==> flow/design.v <==
module regfile #(
    parameter width = 16, 
    parameter num_regs = 16, 
    parameter num_inputs = 4,
    parameter total_inputs = num_inputs + num_inputs)(
    input wire clk,
    input wire reset,
    input wire ren,
    output reg [(total_inputs+1)*width-1:0] r_data,
    output reg r_data_vld,
    input wire wen1,
    input wire [num_inputs*width-1:0] w_data1,
    output reg wr_ack1,
    input wire wen2,
    input wire [num_inputs*width-1:0] w_data2,
    output reg wr_ack2,
    input wire wen3,
    input wire [width-1:0] w_data3,
    output reg wr_ack3
);
    reg [width-1:0] registers [0:num_regs-1];
    always @(*) begin
        if (ren) begin
            for (int i = 0; i <= total_inputs; i += 1 ) begin
                r_data[i*width +: width] = registers[i];  
            end
            r_data_vld = 1'b1;
        end else begin
            for (int i = 0; i <= total_inputs; i += 1) begin
                r_data[i*width +: width] = {width{1'b0}};  
            end
            r_data_vld = 1'b0;
        end
    end
    always @(posedge clk) begin
        wr_ack1 <= 1'b0;
        wr_ack2 <= 1'b0;
        wr_ack3 <= 1'b0;
        if (reset) begin
            for (int i = 0; i < num_regs; i = i + 1) begin
                registers[i] <= {width{1'b0}};
            end
        end else if (!ren) begin
            if (wen1) begin
                for (int i = 0; i < num_inputs; i += 1) begin
                    registers[i] <= w_data1[i*width +: width]; 
                end
                wr_ack1 <= 1'b1;
            end
            if (wen2) begin
                for (int i = 0; i < num_inputs; i += 1) begin
                    registers[i + num_inputs] <= w_data2[i*width +: width]; 
                end
                wr_ack2 <= 1'b1;
            end
            if (wen3) begin
                registers[total_inputs] <= w_data3;
                wr_ack3 <= 1'b1;
            end
        end
    end
endmodule
`timescale 1ns/1ps
module mem #(
    parameter width = 16,
    parameter num_regs = 16,
    parameter num_inputs = 4,
    parameter total_inputs = num_inputs + num_inputs
) (
    input wire clk,
    input wire reset,
    input wire on_off,  
    input wire write_en1,  
    output reg write_rdy1,
    input wire [num_inputs*width-1:0] w_data_in1,
    output wire write_ack1,
    input wire write_en2,  
    output reg write_rdy2,
    input wire [num_inputs*width-1:0] w_data_in2,
    output wire write_ack2,
    input wire write_en3,  
    output reg write_rdy3,
    input wire [width-1:0] w_data_in3,
    output wire write_ack3,
    output wire [width-1:0] config_in,
    output wire [total_inputs*width-1:0] adder_inputs,
    output wire on_off_vector_fu,  
    output wire r_data_vld
);
    reg write_reg_en1, write_reg_en2, write_reg_en3;
    wire [(total_inputs+1)*width-1:0] r_data_out;
    wire read_reg_en, writing;
    wire write_ack_wire1, write_ack_wire2, write_ack_wire3;
    always @(posedge clk) begin
        if (reset) begin
            write_reg_en1 <= 0;
            write_reg_en2 <= 0;
            write_reg_en3 <= 0;
            write_rdy1 <= 1'b1;
            write_rdy2 <= 1'b1;
            write_rdy3 <= 1'b1;
        end else begin
            write_reg_en1 <= 0;
            write_reg_en2 <= 0;
            write_reg_en3 <= 0;
            if (!on_off) begin
                write_rdy1 <= (!write_en1) ? 1'b1 : 1'b0;
                write_rdy2 <= (!write_en2) ? 1'b1 : 1'b0;
                write_rdy3 <= (!write_en3) ? 1'b1 : 1'b0;
                if (write_en1 && !write_ack1) 
                    write_reg_en1 <= 1;
                if (write_en2 && !write_ack2) 
                    write_reg_en2 <= 1;
                if (write_en3 && !write_ack3) 
                    write_reg_en3 <= 1;
            end else begin
                write_rdy1 <= 1'b0;
                write_rdy2 <= 1'b0;
                write_rdy3 <= 1'b0;
            end
        end
    end
    assign writing = (write_en1 || write_en2 || write_en3);
    assign write_ack1 = write_ack_wire1;
    assign write_ack2 = write_ack_wire2;
    assign write_ack3 = write_ack_wire3;
    assign on_off_vector_fu = on_off && !writing;
    assign read_reg_en = on_off_vector_fu;
    assign config_in = r_data_out[total_inputs*width +: width];
    genvar i;
    generate
        for (i = 0; i < total_inputs; i = i + 1) begin
            assign adder_inputs[i*width +: width] = r_data_out[i*width +: width];
        end
    endgenerate
    regfile #(
        .width(width),
        .num_regs(num_regs),
        .num_inputs(num_inputs)
    ) regfile1 (
        .clk(clk),
        .reset(reset),
        .ren(read_reg_en),
        .r_data(r_data_out),
        .r_data_vld(r_data_vld),
        .wen1(write_reg_en1),
        .w_data1(w_data_in1),
        .wr_ack1(write_ack_wire1),
        .wen2(write_reg_en2),
        .w_data2(w_data_in2),
        .wr_ack2(write_ack_wire2),
        .wen3(write_reg_en3),
        .w_data3(w_data_in3),
        .wr_ack3(write_ack_wire3)
    );
endmodule
module half_adder #(parameter width = 16) (
    input wire clk,
    input wire reset,
    input wire [width-1:0] a,
    input wire [width-1:0] b,
    output reg [width-1:0] c,
    output reg carry_out,
    output reg ack,
    input wire on_off
);
    always @(posedge clk) begin
        if (reset || !on_off) begin
            c <= {width{1'b0}};
            carry_out <= 1'b0;
            ack <= 1'b0;
        end else begin
            {carry_out, c} = a + b;
            ack <= 1'b1;
        end
    end
endmodule
module full_adder #(parameter width = 16) (
    input wire clk,
    input wire reset,
    input wire [width-1:0] a,
    input wire [width-1:0] b,
    input wire carry_in,
    output reg [width-1:0] c,
    output reg carry_out,
    output reg ack,
    input wire carry_listen,
    input wire on_off
);
    always @(posedge clk) begin
        if (reset || !on_off) begin
            c <= {width{1'b0}};
            carry_out <= 1'b0;
            ack <= 1'b0;
        end else begin
            if (carry_listen) begin
                {carry_out, c} = a + b + carry_in;
                ack <= 1'b1;
            end else begin
                {carry_out, c} = a + b;
                ack <= 1'b1;
            end
        end
    end
endmodule
`timescale 1ns/1ps
module adder_fu #(
    parameter width = 16,
    parameter num_inputs = 4,
    parameter total_inputs = num_inputs + num_inputs
) (
    input wire clk,
    input wire reset,
    input wire [total_inputs*width-1:0] inputs,
    input wire on_off,
    input wire [15:0] config_in,
    output wire [num_inputs*width-1:0] outputs,
    output wire [3:0] dest_info,
    output wire ack
);
    wire carry1, carry2, carry3, carry4;
    wire ack1, ack2, ack3, ack4;
    reg a1_on_off, a2_on_off, a3_on_off, a4_on_off;
    wire [1:0] adder_config;
    assign adder_config = config_in[1:0];
    assign dest_info = config_in[5:2];
    always @(posedge clk) begin
        if (reset) begin
            a1_on_off <= 1'b0;
            a2_on_off <= 1'b0;
            a3_on_off <= 1'b0;
            a4_on_off <= 1'b0;
        end else if (on_off) begin
            case (adder_config)
                2'd0: begin  
                    a1_on_off <= 1'b1;
                    a2_on_off <= 1'b1;
                    a3_on_off <= 1'b1;
                    a4_on_off <= 1'b1;
                end
                2'd1: begin  
                    a1_on_off <= 1'b1;
                    a2_on_off <= a1_on_off;
                    a3_on_off <= 1'b1;
                    a4_on_off <= a3_on_off;
                end
                2'd3: begin  
                    a1_on_off <= 1'b1;
                    a2_on_off <= a1_on_off;
                    a3_on_off <= a2_on_off;
                    a4_on_off <= a3_on_off;
                end
                default: begin
                    a1_on_off <= 1'b0;
                    a2_on_off <= 1'b0;
                    a3_on_off <= 1'b0;
                    a4_on_off <= 1'b0;
                end
            endcase
        end else begin
                a1_on_off <= 1'b0;
                a2_on_off <= 1'b0;
                a3_on_off <= 1'b0;
                a4_on_off <= 1'b0;
        end
    end
    assign ack = ack4;
    half_adder #( .width(width) ) adder1 (
        .clk(clk),
        .reset(reset),
        .a(inputs[0*width +: width]),
        .b(inputs[4*width +: width]),
        .c(outputs[0*width +: width]),
        .carry_out(carry1),
        .ack(ack1),
        .on_off(a1_on_off)
    );
    full_adder #( .width(width) ) adder2 (
        .clk(clk),
        .reset(reset),
        .a(inputs[1*width +: width]),
        .b(inputs[5*width +: width]),
        .c(outputs[1*width +: width]),
        .carry_in(carry1),
        .carry_out(carry2),
        .carry_listen(config_in[0]),
        .on_off(a2_on_off),
        .ack(ack2)
    );
    full_adder #( .width(width) ) adder3 (
        .clk(clk),    
        .reset(reset),
        .a(inputs[2*width +: width]),
        .b(inputs[6*width +: width]),
        .c(outputs[2*width +: width]),
        .carry_in(carry2),
        .carry_out(carry3),
        .carry_listen(config_in[1]),
        .on_off(a3_on_off),
        .ack(ack3)
    );
    full_adder #( .width(width) ) adder4 (
        .clk(clk),
        .reset(reset),
        .a(inputs[3*width +: width]),
        .b(inputs[7*width +: width]),
        .c(outputs[3*width +: width]),
        .carry_in(carry3),
        .carry_out(carry4),
        .carry_listen(config_in[0]),
        .on_off(a4_on_off),
        .ack(ack4)
    );
endmodule
`timescale 1ns/1ps
module v_tile #(
    parameter width = 16,  
    parameter num_inputs = 4,  
    parameter num_regs = 16,  
    parameter total_inputs = num_inputs + num_inputs  
) (
    input wire clk,
    input wire reset,
    input wire on_off,  
    input wire write_en1,  
    output wire write_rdy1,
    input wire [num_inputs*width-1:0] w_data_in1,  
    output wire write_ack1,
    input wire write_en2,  
    output wire write_rdy2,
    input wire [num_inputs*width-1:0] w_data_in2,  
    output wire write_ack2,
    input wire write_en3,  
    output wire write_rdy3,
    input wire [width-1:0] w_data_in3,
    output wire write_ack3,
    output wire [num_inputs*width-1:0] adder_outputs,  
    output wire [3:0] dest_info,
    output wire adder_ack
);
    wire [total_inputs*width-1:0] adder_inputs;
    wire on_off_vector_fu;
    wire [15:0] config_in;
    mem #(
        .width(width),
        .num_regs(num_regs),
        .num_inputs(num_inputs)
    ) mem_inst (
        .clk(clk),
        .reset(reset),
        .on_off(on_off),
        .write_en1(write_en1),
        .write_rdy1(write_rdy1),
        .w_data_in1(w_data_in1),
        .write_ack1(write_ack1),
        .write_en2(write_en2),
        .write_rdy2(write_rdy2),
        .w_data_in2(w_data_in2),
        .write_ack2(write_ack2),
        .write_en3(write_en3),
        .write_rdy3(write_rdy3),
        .w_data_in3(w_data_in3),
        .write_ack3(write_ack3),
        .config_in(config_in),
        .adder_inputs(adder_inputs),
        .on_off_vector_fu(on_off_vector_fu)
    );
    adder_fu #(
        .width(width),
        .num_inputs(num_inputs)
    ) adder_fu_inst (
        .clk(clk),
        .reset(reset),
        .inputs(adder_inputs),  
        .on_off(on_off_vector_fu),  
        .config_in(config_in),
        .outputs(adder_outputs),
        .dest_info(dest_info),
        .ack(adder_ack)
    );
endmodule
-- Tool chain data of v_tile
Tool output for the design above, in the order of the flow.
Lines are those of the file above, counted from 1.
Operators: Yosys type, input widths -> output width; for muxes data width and select width s.
Not given: -
- design top: v_tile
- clock port: clk
- library: sky130hd
- corner: tt_025C_1v80

-- Elaborated design
Source: Yosys, flattened and elaborated. Widths are those after wreduce. Registers that Yosys merges into a memory's read port (data or address) are not register bits. Print and check cells do not count. Equal cells are merged and count once.
- register bits after elaboration: 215
- add/sub/neg operators: 7
- equal/unequal tests at 2
- multiplexer cells at 29
- noted bitwise operators: 1
- reduce/logical cells: 28
- operators with widths (operator ; number):
    $mux 16 ; 9
    $add 16x16->17 ; 3
    $add 17x1->17 ; 2
    $mux 17 ; 2
    $add 16x1->16 ; 1
    $add 16x16->16 ; 1
    $mux 1 ; 14
    $reduce_or 2->1 ; 5
    $logic_not 1->1 ; 8
    $logic_or 1x1->1 ; 6
    $reduce_and 2->1 ; 3
    $mux 6 ; 1
    $pmux 1 s2 ; 3
    $logic_and 1x1->1 ; 4
    $reduce_or 3->1 ; 1
    $eq 2x1->1 const B ; 1
    $eq 2x2->1 const B ; 1
    $logic_not 2->1 ; 1
    $not 1->1 ; 1

-- Logic depth
Depth = most cells in a row (Yosys ltp): at word level without a register or memory, in the mapped netlist without a sequential cell, where the memories' decode and read muxes count.
- noted word-level depth: 8
- ABC_AREA: 0
- noted depth in mapped cells: 15
- noted gate-level depth less buffers: 13

-- After synthesis
Yosys stat after the flow's synthesis: flattened, memories mapped to cells. It holds for the ABC_AREA given above (unset counts as 0); a run with the other value may have another netlist.
- cells in the netlist at 1483
- cell area after synthesis at 0.0116399 mm²
- flip-flops: 215
- cells by type (cell type ; number ; total area (µm²)):
    sky130_fd_sc_hd__dfxtp_1 ; 215 ; 4.3E+03
    sky130_fd_sc_hd__nand2_1 ; 316 ; 1.19E+03
    sky130_fd_sc_hd__a21oi_1 ; 185 ; 925.888
    sky130_fd_sc_hd__and2_1 ; 140 ; 875.84
    sky130_fd_sc_hd__ha_1 ; 69 ; 863.328
    sky130_fd_sc_hd__nor2_1 ; 88 ; 330.317
    sky130_fd_sc_hd__xor2_1 ; 32 ; 280.269
    sky130_fd_sc_hd__xnor2_1 ; 31 ; 271.51
    sky130_fd_sc_hd__clkbuf_1 ; 69 ; 258.998
    sky130_fd_sc_hd__a21o_1 ; 25 ; 187.68
    sky130_fd_sc_hd__nor3_1 ; 33 ; 165.158
    sky130_fd_sc_hd__nand3_1 ; 31 ; 155.149
    sky130_fd_sc_hd__o21ai_0 ; 27 ; 135.13
    sky130_fd_sc_hd__o21a_1 ; 14 ; 105.101
    sky130_fd_sc_hd__a211oi_1 ; 12 ; 90.086
    sky130_fd_sc_hd__inv_1 ; 23 ; 86.333
    sky130_fd_sc_hd__fa_1 ; 4 ; 80.077
    sky130_fd_sc_hd__o211ai_1 ; 10 ; 75.072
Other cell types: 57; their cells: 159.
The figures by module come from a second, unflattened synthesis with its own total; it is not the netlist above.
- cell total of the unflattened synthesis at 1601
- area (unflattened synthesis) at 0.0141711 mm²
Rows give one instance, submodules left out.
- modules (module ; times used ; cells ; area (mm²)):
    regfile ; 1 ; 824 ; 0.007586
    full_adder (width=16) ; 3 ; 200 ; 0.0016528
    half_adder (width=16) ; 1 ; 146 ; 0.001285
    mem ; 1 ; 13 ; 0.0001839
    adder_fu ; 1 ; 18 ; 0.0001577
    v_tile ; 1 ; 0 ; 0

-- Timing after synthesis
OpenSTA on the mapped netlist: ideal clock, no wires. The path of least setup slack (recovery checks aside). Input and output delay are each 20% of the period. Register names are those of the netlist, which keeps one name where synthesis merged equal registers.
- kind: input port to flip-flop
- from: input write_en3
- to: register adder_fu_inst.adder3.carry_out
- clock period: 4.5 ns
- input delay: 0.900 ns
- noted arrival: 4.250 ns
- path slack at 0.126 ns
- path delay: 3.473 ns
- driving pins on the path at 14
- period reached after synthesis at 4.374 ns
"path delay" = arrival - input delay + setup time.
"driving pins on the path" counts driving pins, that of a launching flip-flop among them; a cell with two outputs on the path counts twice.
"period reached after synthesis" is the clock period less the worst setup slack; recovery checks do not enter. This is arithmetic on one report: input and output delays are still those of the set period (20% each).
The rows between start and end are the longest chain of elaborated cells between them; the timing report does not say that the signal goes this way. Where chains are equally long, one stands for them.
A line is the first line of the expression or statement that the cell stems from. Yosys adds cells for indexed reads and writes and turns some case tables into memories.
- cell sequence: sky130_fd_sc_hd__nor4b_2 sky130_fd_sc_hd__buf_2 sky130_fd_sc_hd__clkbuf_1 sky130_fd_sc_hd__clkbuf_1 sky130_fd_sc_hd__and2_1 sky130_fd_sc_hd__ha_1 sky130_fd_sc_hd__a211o_1 sky130_fd_sc_hd__a211o_1 sky130_fd_sc_hd__a2111oi_1 sky130_fd_sc_hd__a211oi_1 sky130_fd_sc_hd__a31oi_4 sky130_fd_sc_hd__nand2_1 sky130_fd_sc_hd__nor4_2 sky130_fd_sc_hd__mux2_1
- length of the longest elaborated chain at 7
- elaborated cells on any way between the ends: 9
- classes of those cells: add/sub (2); mux (4); reduce/logical (3)
- RTL lines, path post-synthesis (item ; line ; source):
    start, declared ; 333 ; input wire write_en3,
    $logic_or 1x1->1 ; 123 ; assign writing = (write_en1 || write_en2 || write_en3);
    $logic_not 1->1 ; 127 ; assign on_off_vector_fu = on_off && !writing;
    $logic_and 1x1->1 ; 127 ;
    $mux 16 ; 23 ; if (ren) begin
    $add 16x16->17 ; 197 ; {carry_out, c} = a + b + carry_in;
    $add 17x1->17 ; 197 ;
    $mux 17 ; 196 ; if (carry_listen) begin
    end, assigned ; 193 ; carry_out <= 1'b0;
    end, declared ; 185 ; output reg carry_out,

-- Worst path after layout
Path of least setup slack in the final report of flow run 1 (OpenROAD, finished layout, wires in). Where an end is a register, its clock arrival counts in the times.
- kind: input port to output port
- from: input on_off
- to: output dest_info[0]
- clock period: 7.45 ns
- input delay: 1.49 ns
- output delay at 1.49 ns
- noted arrival: 4.32 ns
- path slack at 1.64 ns
- driving pins on the path at 7
The rows between start and end are the longest chain of elaborated cells between them; the timing report does not say that the signal goes this way. Where chains are equally long, one stands for them.
- cell sequence: sky130_fd_sc_hd__clkdlybuf4s50_1 sky130_fd_sc_hd__nor4b_4 sky130_fd_sc_hd__buf_4 sky130_fd_sc_hd__buf_4 sky130_fd_sc_hd__buf_4 sky130_fd_sc_hd__and2_1 sky130_fd_sc_hd__clkdlybuf4s50_1
- length of the longest elaborated chain at 2
- elaborated cells on any way between the ends: 2
- source lines of those cells: 2
- classes of those cells: mux (1); reduce/logical (1)
- RTL lines, path post-layout (item ; line ; source):
    start, declared ; 324 ; input wire on_off,
    $logic_and 1x1->1 ; 127 ; assign on_off_vector_fu = on_off && !writing;
    $mux 6 ; 23 ; if (ren) begin
    end, declared ; 338 ; output wire [3:0] dest_info,

Subject: v_tile on sky130hd, stored results

Hello all,

Stored flow runs of v_tile (5 of them; Yosys, OpenROAD, sky130hd). They differ in their settings and are not a sequence. Constraints: input delay and output delay 20% of the set period each, output load 0.01 pF.
"time used up by the worst setup path" means the part of the period allowed to the worst setup path (the constraints hold back 20% at inputs and 20% at outputs) less its slack; where the path has registers, the arrival times of their clocks count too.
By "power consumption" is meant OpenSTA's value without simulated activity: inputs other than the clock are taken to toggle once in ten clock periods, and the tool carries that through the logic.

Flow run 1
Settings were ABC_AREA = 0; CAP_MARGIN = 35; CELL_PAD_IN_SITES_DETAIL_PLACEMENT = 0; CELL_PAD_IN_SITES_GLOBAL_PLACEMENT = 3; CORE_ASPECT_RATIO = 0.54; CORE_MARGIN = 7; CORE_UTILIZATION = 35; CTS_CLUSTER_DIAMETER = 213; CTS_CLUSTER_SIZE = 90; GPL_ROUTABILITY_DRIVEN = 1; MAX_ROUTING_LAYER = met5; PLACE_DENSITY_LB_ADDON = 0.23; SETUP_SLACK_MARGIN = -0.37; SLEW_MARGIN = 40; TNS_END_PERCENT = 45; period_ns = 7.45
- time used up by the worst setup path at 2.83 ns
- critical path kind: input port to output port
- noted the chip area in the Yosys report: 0.0116399 mm²
- noted the post-route worst hold slack: 0.444 ns
- noted the area inside the die boundary: 0.038803 mm²
- setup slack of the worst path: 1.645 ns
- noted the total negative slack: 0.000 ns
- noted the power consumption: 1.914 mW
- standard-cell area after layout: 0.0143663 mm²

Flow run 2
Settings were ABC_AREA = 1; CAP_MARGIN = 0; CORE_ASPECT_RATIO = 1.11; CORE_MARGIN = 7; CORE_UTILIZATION = 40; CTS_CLUSTER_DIAMETER = 360; CTS_CLUSTER_SIZE = 63; GPL_ROUTABILITY_DRIVEN = 1; GPL_TIMING_DRIVEN = 1; MAX_ROUTING_LAYER = met4; MIN_ROUTING_LAYER = met2; SETUP_SLACK_MARGIN = -0.29; TNS_END_PERCENT = 45; period_ns = 4.5; SLEW_MARGIN = 20
- time used up by the worst setup path at 2.24 ns
- critical path kind: input port to output port
- noted the chip area in the Yosys report: 0.012024 mm²
- noted the post-route worst hold slack: 0.456 ns
- noted the area inside the die boundary: 0.0351175 mm²
- setup slack of the worst path: 0.463 ns
- noted the total negative slack: 0.000 ns
- noted the power consumption: 3.255 mW
- standard-cell area after layout: 0.0148342 mm²

Flow run 3
Settings were CORE_UTILIZATION = 40; SETUP_SLACK_MARGIN = 0.72; period_ns = 4.35; CAP_MARGIN = 20; CORE_MARGIN = 2; SLEW_MARGIN = 20
- time used up by the worst setup path at 2.90 ns
- critical path kind: input port to flip-flop
- noted the chip area in the Yosys report: 0.0116399 mm²
- noted the post-route worst hold slack: 0.437 ns
- noted the area inside the die boundary: 0.0304799 mm²
- setup slack of the worst path: 0.577 ns
- noted the total negative slack: 0.000 ns
- noted the power consumption: 4.435 mW
- standard-cell area after layout: 0.0172766 mm²

Flow run 4
Settings were CORE_UTILIZATION = 40; period_ns = 4.5; CAP_MARGIN = 20; CORE_MARGIN = 2; SLEW_MARGIN = 20
- time used up by the worst setup path at 3.36 ns
- critical path kind: input port to flip-flop
- noted the chip area in the Yosys report: 0.0116399 mm²
- noted the post-route worst hold slack: 0.440 ns
- noted the area inside the die boundary: 0.0304799 mm²
- setup slack of the worst path: 0.236 ns
- noted the total negative slack: 0.000 ns
- noted the power consumption: 4.614 mW
- standard-cell area after layout: 0.0162443 mm²

Flow run 5
Settings were CORE_UTILIZATION = 40; period_ns = 4.35; CAP_MARGIN = 20; CORE_MARGIN = 2; SLEW_MARGIN = 20
- time used up by the worst setup path at 3.32 ns
- critical path kind: input port to flip-flop
- noted the chip area in the Yosys report: 0.0116399 mm²
- noted the post-route worst hold slack: 0.417 ns
- noted the area inside the die boundary: 0.0304799 mm²
- setup slack of the worst path: 0.159 ns
- noted the total negative slack: 0.000 ns
- noted the power consumption: 4.731 mW
- standard-cell area after layout: 0.0164695 mm²

Thanks
